==> flow/design.v <==
`timescale 1ns / 1ps
module OV7670_MemController (
    input  logic        clk,
    input  logic        reset,
    input  logic        href,
    input  logic        vsync,
    input  logic [ 7:0] ov7670_data,
    output logic        we,
    output logic [16:0] wAddr,
    output logic [15:0] wData,
    output logic        camera_dp_en,
    output logic        v_finish_camera,
    output logic [ 9:0] x_pixel_camera,
    output logic [ 9:0] y_pixel_camera
);
    logic [15:0] pixel_data;
    logic [ 9:0] h_counter;   
    logic [ 9:0] v_counter;   
    assign wAddr = v_counter * 320 + h_counter[9:1];
    assign wData = pixel_data;
    assign x_pixel_camera = h_counter / 2;
    assign y_pixel_camera = v_counter;
    assign camera_dp_en = ((x_pixel_camera < 320) && (y_pixel_camera < 240));
    always_ff @(posedge clk, posedge reset) begin
        if (reset) begin
            h_counter  <= 0;
            pixel_data <= 0;
            we         <= 1'b0;
        end else begin
            if (href) begin
                h_counter <= h_counter + 1;
                if (h_counter[0] == 0) begin
                    pixel_data[15:8] <= ov7670_data;
                    we               <= 1'b0;
                end else begin
                    pixel_data[7:0] <= ov7670_data;
                    we              <= 1'b1;
                end
            end else begin
                h_counter <= 0;
                we        <= 1'b0;
            end
        end
    end
    always_ff @(posedge clk, posedge reset) begin
        if (reset) begin
            v_counter <= 0;
        end else begin
            if (vsync) begin
                v_counter <= 0;
            end else begin
                if (h_counter == (320 * 2 - 1)) begin
                    v_counter <= v_counter + 1;
                end
            end
        end
    end
    logic v_sync_flag;
    always_ff @(posedge clk or posedge reset) begin
        if (reset) begin
            v_sync_flag <= 0;
            v_finish_camera <= 0;
        end else if (vsync) begin
            if (!v_sync_flag) begin
                v_sync_flag <= 1;
                v_finish_camera <= 1;
            end else begin
                v_finish_camera <= 0;
            end
        end else begin
            v_sync_flag <= 0;
            v_finish_camera <= 0;
        end
    end
endmodule
module negedge_detect (
    input  logic clk,
    input  logic reset,
    input  logic x,
    output logic o_tick
);
    logic tmp_reg;
    always_ff @(posedge clk or posedge reset) begin
        if (reset) begin
            tmp_reg <= 0;
        end else begin
            tmp_reg <= x;
        end
    end
    assign o_tick = (~x) & tmp_reg;
endmodule
`timescale 1ns / 1ps
module rgb_to_hsv (
    input  logic [4:0] r_data,
    input  logic [5:0] g_data,
    input  logic [4:0] b_data,
    output logic [1:0] r_g_decision,     
    output logic [7:0] s_data,
    output logic [7:0] v_data
);
    localparam GREEN_R_MAX_THRESHOLD = 120;
    localparam GREEN_G_MIN_THRESHOLD = 180;
    localparam GREEN_B_MAX_THRESHOLD = 120;
    localparam RED_R_MIN_THRESHOLD = 190;
    localparam RED_G_MAX_THRESHOLD = 100;
    localparam RED_B_MAX_THRESHOLD = 100;
    logic [7:0] r_8b;
    logic [7:0] g_8b;
    logic [7:0] b_8b;
    logic [7:0] max_val;
    logic [7:0] min_val;
    assign r_8b = {r_data, r_data[4:2]};
    assign g_8b = {g_data, g_data[5:4]};
    assign b_8b = {b_data, b_data[4:2]};
    always_comb begin
        if ((g_8b >= GREEN_G_MIN_THRESHOLD) && (r_8b <= GREEN_R_MAX_THRESHOLD) && (b_8b <= GREEN_B_MAX_THRESHOLD)) begin
            r_g_decision = 1;
        end
        else if ((r_8b >= RED_R_MIN_THRESHOLD) && (g_8b <= RED_G_MAX_THRESHOLD) && (b_8b <= RED_B_MAX_THRESHOLD)) begin
            r_g_decision = 0;
        end else begin
            r_g_decision = 2;
        end
    end
    find_max_val U_MAX_VAL (
        .x1 (r_8b),
        .x2 (g_8b),
        .x3 (b_8b),
        .max(max_val)
    );
    find_min_val U_MIN_VAL (
        .x1 (r_8b),
        .x2 (g_8b),
        .x3 (b_8b),
        .min(min_val)
    );
    assign v_data = max_val;
    always_comb begin
        if (!max_val) begin
            s_data = 0;
        end else begin
            s_data = ((max_val - min_val) * 255) / max_val;
        end
    end
endmodule
module find_max_val (
    input  logic [7:0] x1,
    input  logic [7:0] x2,
    input  logic [7:0] x3,
    output logic [7:0] max
);
    logic [7:0] temp_max;
    assign temp_max = (x1 > x2) ? x1 : x2;
    assign max = (temp_max > x3) ? temp_max : x3;
endmodule
module find_min_val (
    input  logic [7:0] x1,
    input  logic [7:0] x2,
    input  logic [7:0] x3,
    output logic [7:0] min
);
    logic [7:0] temp_min;
    assign temp_min = (x1 < x2) ? x1 : x2;
    assign min = (temp_min < x3) ? temp_min : x3;
endmodule
`timescale 1ns / 1ps
module Label_Gen (
    input  logic [7:0] s_data,
    input  logic [7:0] v_data,
    input  logic [1:0] r_g_decision,
    output logic [2:0] label_data
);
    localparam ROAD = 0;
    localparam WALK_ROAD = 1;
    localparam BACKGROUND = 2;
    localparam CAR = 3;
    localparam HUMAN = 4;
    localparam ROAD_V_THRESHOLD = 38;
    localparam ROAD_S_THRESHOLD = 77;
    localparam WALK_V_THRESHOLD = 179;
    localparam WALK_S_THRESHOLD = 51;
    always_comb begin
        if (r_g_decision == 0) begin
            label_data = CAR;
        end 
        else if (r_g_decision == 1) begin
            label_data = HUMAN;
        end 
        else if ((v_data >= WALK_V_THRESHOLD) && (s_data <= WALK_S_THRESHOLD)) begin
            label_data = WALK_ROAD;
        end
        else if((v_data <= ROAD_V_THRESHOLD) && (s_data <= ROAD_S_THRESHOLD)) begin
            label_data = ROAD;
        end 
        else begin
            label_data = BACKGROUND;
        end
    end
endmodule
`timescale 1ns / 1ps
module cam_pixel_labeler (
    input  logic        clk,
    input  logic        reset,
    input  logic        href,
    input  logic        vsync,
    input  logic [ 7:0] ov7670_data,
    output logic        we,
    output logic [16:0] wAddr,
    output logic [ 2:0] label_data,
    output logic        camera_dp_en,
    output logic        v_finish_camera,
    output logic [ 9:0] x_pixel_camera,
    output logic [ 9:0] y_pixel_camera
);
    logic [15:0] ov7670_wData;
    logic [ 1:0] r_g_decision;
    logic [ 7:0] s_data;
    logic [ 7:0] v_data;
    OV7670_MemController U_OV7670_MemController (
        .clk            (clk),
        .reset          (reset),
        .href           (href),
        .vsync          (vsync),
        .ov7670_data    (ov7670_data),
        .we             (we),
        .wAddr          (wAddr),
        .wData          (ov7670_wData),
        .camera_dp_en   (camera_dp_en),
        .v_finish_camera(v_finish_camera),
        .x_pixel_camera (x_pixel_camera),
        .y_pixel_camera (y_pixel_camera)
    );
    rgb_to_hsv U_rgb_to_hsv (
        .r_data      (ov7670_wData[15:11]),
        .g_data      (ov7670_wData[10:5]),
        .b_data      (ov7670_wData[4:0]),
        .s_data      (s_data),
        .v_data      (v_data),
        .r_g_decision(r_g_decision)
    );
    Label_Gen U_Label_Gen (
        .r_g_decision(r_g_decision),
        .s_data      (s_data),
        .v_data      (v_data),
        .label_data  (label_data)
    );
endmodule
Subject: tool reports on cam_pixel_labeler

Hi,

### Tool chain data of cam_pixel_labeler

Tool output for the design above before and after an edit, in the order of the flow.
Lines under "before" count in the file above, lines under "after" in the edited file.
"change" is "after" less "before", of the values as shown; "relative change" is that difference over "before", in percent.
Operators carry their Yosys type and port widths (W data, S select, Z words).
Cell names lack the library's common part.
Not given: -

* top: cam_pixel_labeler
* clock port: clk
* library: sky130hd
* library corner: tt_025C_1v80

### Diff

The edit as a unified diff against the file above.
A script made this edit. It changes what the design does and was not meant as an optimisation.

```diff
@@ -50,5 +50,5 @@
                 v_counter <= 0;
             end else begin
-                if (h_counter == (320 * 2 - 1)) begin
+                begin
                     v_counter <= v_counter + 1;
                 end
```

### Word level

Yosys after proc, flatten, opt, wreduce and memory -nomap, before mapping. Memory bits, and registers merged into a memory's read port (data or address), are not among the register bits. Print and check cells are not counted. Equal cells are merged and count once.

Bit counts
* flip-flop bits (word level): before 39, after 39, change 0, relative change 0.00%
* output and inout bits: before 43, after 43, change 0, relative change 0.00%

Cells by class
* $add $sub $neg: before 4, after 4, change 0, relative change 0.00%
* $mul: before 2, after 2, change 0, relative change 0.00%
* div/mod/pow operators: before 1, after 1, change 0, relative change 0.00%
* order comparisons: before 16, after 16, change 0, relative change 0.00%
* eq/ne operators: before 2, after 1, change -1, relative change -50.00%
* mux-type cells: before 19, after 18, change -1, relative change -5.26%
* bitwise operators: before 1, after 1, change 0, relative change 0.00%
* reductions and logical operators: before 12, after 11, change -1, relative change -8.33%

Operators by type and width
* $mux W10: before 3, after 2, change -1, relative change -33.33%
* $eq A10 B10 Y1 const B: before 1, after 0, change -1, relative change -100.00%
* $reduce_bool A2 Y1: before 1, after 0, change -1, relative change -100.00%
* $logic_and A1 B1 Y1: before 7, after 7, change 0, relative change 0.00%
* $le A8 B7 Y1 const B: before 5, after 5, change 0, relative change 0.00%
* $mux W1: before 5, after 5, change 0, relative change 0.00%
* $mux W8: before 5, after 5, change 0, relative change 0.00%
* $ge A8 B8 Y1 const B: before 3, after 3, change 0, relative change 0.00%
* $mux W2: before 3, after 3, change 0, relative change 0.00%
* $mux W3: before 3, after 3, change 0, relative change 0.00%
* $add A10 B1 Y10 const B: before 2, after 2, change 0, relative change 0.00%
* $gt A8 B8 Y1: before 2, after 2, change 0, relative change 0.00%
* $le A8 B6 Y1 const B: before 2, after 2, change 0, relative change 0.00%
* $lt A8 B8 Y1: before 2, after 2, change 0, relative change 0.00%
* $reduce_and A2 Y1: before 2, after 2, change 0, relative change 0.00%
* $add A17 B9 Y17: before 1, after 1, change 0, relative change 0.00%
* $div A32 B8 Y32: before 1, after 1, change 0, relative change 0.00%
* $eq A2 B1 Y1 const B: before 1, after 1, change 0, relative change 0.00%
* $logic_not A2 Y1: before 1, after 1, change 0, relative change 0.00%
* $logic_not A8 Y1: before 1, after 1, change 0, relative change 0.00%
* $lt A10 B8 Y1 const B: before 1, after 1, change 0, relative change 0.00%
* $lt A9 B9 Y1 const B: before 1, after 1, change 0, relative change 0.00%
* $mul A10 B3 Y11 const B: before 1, after 1, change 0, relative change 0.00%
* $mul A32 B8 Y32 const B: before 1, after 1, change 0, relative change 0.00%
* $not A1 Y1: before 1, after 1, change 0, relative change 0.00%
* $sub A8 B8 Y9: before 1, after 1, change 0, relative change 0.00%

### Logic depth

Depth = most cells in a row (Yosys ltp): at word level without a register or memory, in the mapped netlist without a sequential cell, where the memories' decode and read muxes count.

Logic depth
* depth after elaboration: before 14, after 14, change 0, relative change 0.00%
* ABC_AREA: before 0, after 0
* mapped depth: before 478, after 483, change +5, relative change +1.05%
* mapped depth without buffers: before 448, after 457, change +9, relative change +2.01%

### Mapped cells and area

Source: synth_stat.txt of the flow (Yosys; design flattened, memories mapped). It holds for the ABC_AREA given above (unset counts as 0); a run with the other value may have another netlist.

Cells by type
* nor2_1: before 248, after 320, change +72, relative change +29.03%
* a21o_1: before 48, after 74, change +26, relative change +54.17%
* a21oi_1: before 207, after 183, change -24, relative change -11.59%
* nor3_1: before 183, after 204, change +21, relative change +11.48%
* and2_1: before 35, after 56, change +21, relative change +60.00%
* buf_2: before 3, after 23, change +20, relative change +666.67%
* nand3_1: before 81, after 99, change +18, relative change +22.22%
* buf_6: before 22, after 4, change -18, relative change -81.82%
* or3_1: before 17, after 34, change +17, relative change +100.00%
* a21o_2: before 15, after 0, change -15, relative change -100.00%
* inv_1: before 149, after 135, change -14, relative change -9.40%
* and3_2: before 15, after 1, change -14, relative change -93.33%
* or4_1: before 10, after 24, change +14, relative change +140.00%
* nand3_2: before 14, after 1, change -13, relative change -92.86%
* nand2_1: before 277, after 289, change +12, relative change +4.33%
* o21ai_0: before 114, after 126, change +12, relative change +10.53%
* and3_1: before 24, after 35, change +11, relative change +45.83%
* and2_2: before 10, after 0, change -10, relative change -100.00%

The list need not be complete.

Mapped netlist
* cell count: before 3185, after 3225, change +40, relative change +1.26%
* cell area after synthesis (sq um): before 23988.0, after 23156.0, change -832.0, relative change -3.47%
* area of sequential cells (sq um): before 975.9, after 975.9, change 0.0, relative change 0.00%
* flip-flops: before 39, after 39, change 0, relative change 0.00%
* buffers: before 96, after 93, change -3, relative change -3.12%

By module: a second synthesis without flattening, with its own total; a netlist apart from the flattened one above.

Second synthesis, totals
* cells (unflattened synthesis): before 3569, after 3472, change -97, relative change -2.72%
* area (unflattened synthesis) (sq um): before 25494.5, after 25440.6, change -53.9, relative change -0.21%

Each row is one instance without its submodules.

By module, before
* rgb_to_hsv: times used 1, cells 3173, area 21797.2 sq um
* OV7670_MemController: times used 1, cells 213, area 2344.7 sq um
* find_max_val: times used 1, cells 98, area 688.2 sq um
* find_min_val: times used 1, cells 71, area 570.5 sq um
* Label_Gen: times used 1, cells 14, area 93.8 sq um
* cam_pixel_labeler: times used 1, cells 0, area 0.0 sq um

By module, after
* rgb_to_hsv: times used 1, cells 3082, area 21799.7 sq um
* OV7670_MemController: times used 1, cells 207, area 2288.4 sq um
* find_max_val: times used 1, cells 98, area 688.2 sq um
* find_min_val: times used 1, cells 71, area 570.5 sq um
* Label_Gen: times used 1, cells 14, area 93.8 sq um
* cam_pixel_labeler: times used 1, cells 0, area 0.0 sq um

### Worst setup path after synthesis

Source: OpenSTA report_checks on the synthesized netlist (no wires, ideal clock, input and output delay 20% of the period each), path of least setup slack; recovery checks are left aside. Register names are those of the netlist, which keeps one name where synthesis merged equal registers.

Path after synthesis
* kind: before flip-flop to output port, after flip-flop to output port
* start: before register U_OV7670_MemController.pixel_data[6], after register U_OV7670_MemController.pixel_data[9]
* end: before output label_data[1], after output label_data[1]
* clock period (ps): before 150000, after 150000, change 0, relative change 0.00%
* arrival (ps): before 87373, after 90511, change +3138, relative change +3.59%
* path slack (ps): before 32627, after 29489, change -3138
* path delay (ps): before 87373, after 90511, change +3138, relative change +3.59%
* stages on the path: before 457, after 460, change +3, relative change +0.66%
* path buffers: before 33, after 39, change +6, relative change +18.18%
* period reached after synthesis (ps): before 117373, after 120511, change +3138, relative change +2.67%

"path delay" is the arrival time less input delay plus setup time.
A path that ends at an output port has no setup time.
"stages on the path": output pins that drive a net of the path, with the launching flip-flop's if there is one; two outputs of one cell count as two.
"period reached after synthesis" is the clock period less the worst setup slack; recovery checks do not enter. This is arithmetic on one report: input and output delays are still those of the set period (20% each).
The rows between start and end are the longest chain of elaborated cells between them; the timing report does not say that the signal goes this way. Where chains are equally long, one stands for them.
A line is the first line of the expression or statement that the cell stems from. Yosys adds cells for indexed reads and writes and turns some case tables into memories.

Between the ends, after synthesis, before:
* path through: dfrtp_1 > inv_1 > ha_1 > and4_1 > nand2b_1 > a21o_1 > buf_4 > a21o_1 > and2_1 > ha_1 > nand2_1 > nor3_1 > a31oi_4 > and2_4 > buf_12 > a21oi_1 > inv_1 > ha_1 > [421 not listed] > and3_2 > buf_4 > nand2_1 > o31ai_1 > ha_1 > o21a_1 > o21ai_0 > nand2b_1 > a21o_1 > a21o_1 > a21o_1 > a21oi_1 > nand2_1 > nor4_1 > nand4_1 > nor2_1 > o211ai_4 > a21o_1
* cells in the longest elaborated chain: 14
* elaborated cells between the ends (all ways): 33
* source lines of those cells: 12
* those cells by class: 1 x add/sub; 1 x mul; 1 x div; 10 x compare; 1 x eq/ne; 11 x mux; 8 x reduce/logical

Ends and longest elaborated chain, after synthesis, before
* start: declaration: RTL line 16 `logic [15:0] pixel_data;`
* start: assignment: RTL line 27 `pixel_data <= 0;`
* start: assignment: RTL line 36 `pixel_data[7:0] <= ov7670_data;`
* $gt A8 B8 Y1: RTL line 153 `assign temp_max = (x1 > x2) ? x1 : x2;`
* $mux W8: RTL line 153
* $gt A8 B8 Y1: RTL line 154 `assign max = (temp_max > x3) ? temp_max : x3;`
* $mux W8: RTL line 154
* $sub A8 B8 Y9: RTL line 142 `s_data = ((max_val - min_val) * 255) / max_val;`
* $mul A32 B8 Y32: RTL line 142
* $div A32 B8 Y32: RTL line 142
* $mux W8: RTL line 139 `if (!max_val) begin`
* $le A8 B7 Y1: RTL line 192 `else if((v_data <= ROAD_V_THRESHOLD) && (s_data <= ROAD_S_THRESHOLD)) begin`
* $logic_and A1 B1 Y1: RTL line 192
* $mux W2: RTL line 192
* $mux W3: RTL line 189 `else if ((v_data >= WALK_V_THRESHOLD) && (s_data <= WALK_S_THRESHOLD)) begin`
* $mux W3: RTL line 186 `else if (r_g_decision == 1) begin`
* $mux W3: RTL line 183 `if (r_g_decision == 0) begin`
* end: declaration: RTL line 209 `output logic [ 2:0] label_data,`

Between the ends, after synthesis, after:
* path through: dfrtp_1 > inv_1 > ha_1 > nand4_2 > nor2_1 > nor2_1 > o21ai_1 > nand2_1 > ha_1 > nor2b_1 > o21bai_1 > a31oi_4 > and2_1 > buf_4 > a31o_1 > clkbuf_1 > inv_2 > buf_1 > [424 not listed] > nand2_1 > o31ai_1 > ha_1 > o21a_1 > o21ai_0 > nand2b_1 > and2_1 > o21ai_0 > nand2b_1 > a21o_1 > a2111oi_0 > o211ai_1 > a2111oi_0 > o2111ai_1 > a2111o_1 > a211o_1 > buf_2 > a221o_1
* cells in the longest elaborated chain: 14
* elaborated cells between the ends (all ways): 33
* source lines of those cells: 12
* those cells by class: 1 x add/sub; 1 x mul; 1 x div; 10 x compare; 1 x eq/ne; 11 x mux; 8 x reduce/logical

Ends and longest elaborated chain, after synthesis, after
* start: declaration: RTL line 16 `logic [15:0] pixel_data;`
* start: assignment: RTL line 27 `pixel_data <= 0;`
* start: assignment: RTL line 33 `pixel_data[15:8] <= ov7670_data;`
* $gt A8 B8 Y1: RTL line 153 `assign temp_max = (x1 > x2) ? x1 : x2;`
* $mux W8: RTL line 153
* $gt A8 B8 Y1: RTL line 154 `assign max = (temp_max > x3) ? temp_max : x3;`
* $mux W8: RTL line 154
* $sub A8 B8 Y9: RTL line 142 `s_data = ((max_val - min_val) * 255) / max_val;`
* $mul A32 B8 Y32: RTL line 142
* $div A32 B8 Y32: RTL line 142
* $mux W8: RTL line 139 `if (!max_val) begin`
* $le A8 B7 Y1: RTL line 192 `else if((v_data <= ROAD_V_THRESHOLD) && (s_data <= ROAD_S_THRESHOLD)) begin`
* $logic_and A1 B1 Y1: RTL line 192
* $mux W2: RTL line 192
* $mux W3: RTL line 189 `else if ((v_data >= WALK_V_THRESHOLD) && (s_data <= WALK_S_THRESHOLD)) begin`
* $mux W3: RTL line 186 `else if (r_g_decision == 1) begin`
* $mux W3: RTL line 183 `if (r_g_decision == 0) begin`
* end: declaration: RTL line 209 `output logic [ 2:0] label_data,`

### Timing after layout

From the final timing report of each run of pair A: the path of least setup slack in the routed layout; clock arrival at registers is part of the times.
The path's times are printed in steps of 10 ps; the period is the one set.

Path after layout
* kind: before flip-flop to output port, after flip-flop to output port
* start: before register U_OV7670_MemController.pixel_data[10], after register U_OV7670_MemController.pixel_data[9]
* end: before output label_data[1], after output label_data[1]
* clock period (ps): before 150000, after 150000, change 0, relative change 0.00%
* arrival (ps): before 99080, after 102070, change +2990, relative change +3.02%
* path slack (ps): before 20920, after 17930, change -2990
* stages on the path: before 436, after 424, change -12, relative change -2.75%
* path buffers: before 9, after 4, change -5, relative change -55.56%

The rows between start and end are the longest chain of elaborated cells between them; the timing report does not say that the signal goes this way. Where chains are equally long, one stands for them.

Between the ends, after layout, before:
* path through: dfrtp_1 > inv_1 > ha_1 > nand2_1 > o21ai_1 > nand2_1 > a21bo_1 > nand2_1 > ha_1 > a21o_1 > a22oi_2 > a31oi_4 > and2_4 > a21oi_1 > inv_1 > buf_4 > ha_1 > fa_1 > [400 not listed] > and3_2 > nand2_1 > o31ai_1 > ha_1 > o21a_1 > o21ai_0 > nand2b_1 > a21o_1 > a21o_1 > a21o_1 > a21oi_1 > nand2_1 > nor4_1 > nand4_1 > nor2_1 > o211ai_4 > a21o_1 > clkdlybuf4s50_1
* cells in the longest elaborated chain: 14
* elaborated cells between the ends (all ways): 33
* source lines of those cells: 12
* those cells by class: 1 x add/sub; 1 x mul; 1 x div; 10 x compare; 1 x eq/ne; 11 x mux; 8 x reduce/logical

Ends and longest elaborated chain, after layout, before
* start: declaration: RTL line 16 `logic [15:0] pixel_data;`
* start: assignment: RTL line 27 `pixel_data <= 0;`
* start: assignment: RTL line 33 `pixel_data[15:8] <= ov7670_data;`
* $gt A8 B8 Y1: RTL line 153 `assign temp_max = (x1 > x2) ? x1 : x2;`
* $mux W8: RTL line 153
* $gt A8 B8 Y1: RTL line 154 `assign max = (temp_max > x3) ? temp_max : x3;`
* $mux W8: RTL line 154
* $sub A8 B8 Y9: RTL line 142 `s_data = ((max_val - min_val) * 255) / max_val;`
* $mul A32 B8 Y32: RTL line 142
* $div A32 B8 Y32: RTL line 142
* $mux W8: RTL line 139 `if (!max_val) begin`
* $le A8 B7 Y1: RTL line 192 `else if((v_data <= ROAD_V_THRESHOLD) && (s_data <= ROAD_S_THRESHOLD)) begin`
* $logic_and A1 B1 Y1: RTL line 192
* $mux W2: RTL line 192
* $mux W3: RTL line 189 `else if ((v_data >= WALK_V_THRESHOLD) && (s_data <= WALK_S_THRESHOLD)) begin`
* $mux W3: RTL line 186 `else if (r_g_decision == 1) begin`
* $mux W3: RTL line 183 `if (r_g_decision == 0) begin`
* end: declaration: RTL line 209 `output logic [ 2:0] label_data,`

Between the ends, after layout, after:
* path through: dfrtp_1 > inv_1 > ha_1 > nand4_2 > nor2_1 > nor2_1 > o21ai_1 > nand2_1 > ha_1 > o21ai_0 > o21bai_1 > and2_1 > a31oi_2 > inv_2 > nor2_1 > mux2_2 > a221o_1 > a31oi_1 > [388 not listed] > nand2_1 > o31ai_1 > ha_1 > o21a_1 > o21ai_0 > nand2b_1 > and2_1 > o21ai_0 > nand2b_1 > a21o_1 > a2111oi_0 > o211ai_1 > a2111oi_0 > o2111ai_1 > a2111o_1 > a211o_1 > a221o_1 > clkdlybuf4s50_1
* cells in the longest elaborated chain: 14
* elaborated cells between the ends (all ways): 33
* source lines of those cells: 12
* those cells by class: 1 x add/sub; 1 x mul; 1 x div; 10 x compare; 1 x eq/ne; 11 x mux; 8 x reduce/logical

Ends and longest elaborated chain, after layout, after
* start: declaration: RTL line 16 `logic [15:0] pixel_data;`
* start: assignment: RTL line 27 `pixel_data <= 0;`
* start: assignment: RTL line 33 `pixel_data[15:8] <= ov7670_data;`
* $gt A8 B8 Y1: RTL line 153 `assign temp_max = (x1 > x2) ? x1 : x2;`
* $mux W8: RTL line 153
* $gt A8 B8 Y1: RTL line 154 `assign max = (temp_max > x3) ? temp_max : x3;`
* $mux W8: RTL line 154
* $sub A8 B8 Y9: RTL line 142 `s_data = ((max_val - min_val) * 255) / max_val;`
* $mul A32 B8 Y32: RTL line 142
* $div A32 B8 Y32: RTL line 142
* $mux W8: RTL line 139 `if (!max_val) begin`
* $le A8 B7 Y1: RTL line 192 `else if((v_data <= ROAD_V_THRESHOLD) && (s_data <= ROAD_S_THRESHOLD)) begin`
* $logic_and A1 B1 Y1: RTL line 192
* $mux W2: RTL line 192
* $mux W3: RTL line 189 `else if ((v_data >= WALK_V_THRESHOLD) && (s_data <= WALK_S_THRESHOLD)) begin`
* $mux W3: RTL line 186 `else if (r_g_decision == 1) begin`
* $mux W3: RTL line 183 `if (r_g_decision == 0) begin`
* end: declaration: RTL line 209 `output logic [ 2:0] label_data,`

### Flow runs

Runs of the flow (Yosys, OpenROAD) on both versions; the two runs of a pair have the same settings. The constraints put input and output delay at 20% of the set period each and load the outputs with 0.01 pF.

Flow settings, pair A:
* CORE_UTILIZATION: 40
* period_ns: 150.0
* CAP_MARGIN: 20
* CORE_MARGIN: 2
* SLEW_MARGIN: 20

Final reports, pair A
* Yosys chip area after synthesis (sq um): before 23988.0, after 23156.0, change -832.0, relative change -3.47%
* die footprint (sq um): before 61943.7, after 59831.6, change -2112.1, relative change -3.41%
* utilization in the final report (%): before 42.5, after 42.5, change 0.0
* worst setup slack after layout (ps): before 20923, after 17926, change -2997
* total negative setup slack (ps): before 0, after 0, change 0
* reached clock period (ps): before 129077, after 132074, change +2997, relative change +2.32%

Flow settings, pair B:
* ABC_AREA: 1
* CELL_PAD_IN_SITES_DETAIL_PLACEMENT: 0
* CORE_MARGIN: 4
* CORE_UTILIZATION: 52
* CTS_CLUSTER_SIZE: 41
* GPL_TIMING_DRIVEN: 0
* PLACE_DENSITY_LB_ADDON: 0.24
* TNS_END_PERCENT: 85
* period_ns: 186.0
* CAP_MARGIN: 20
* SLEW_MARGIN: 20

Final reports, pair B
* Yosys chip area after synthesis (sq um): before 26620.5, after 27767.9, change +1147.4, relative change +4.31%
* die footprint (sq um): before 54877.7, after 57161.6, change +2283.9, relative change +4.16%
* utilization in the final report (%): before 56.2, after 55.7, change -0.5
* worst setup slack after layout (ps): before 66442, after 70268, change +3826
* total negative setup slack (ps): before 0, after 0, change 0
* reached clock period (ps): before 119558, after 115732, change -3826, relative change -3.20%

By "reached clock period" is meant the clock period of the run minus its worst setup slack. This is arithmetic on one report: input and output delays are still those of the set period (20% each).

Regards
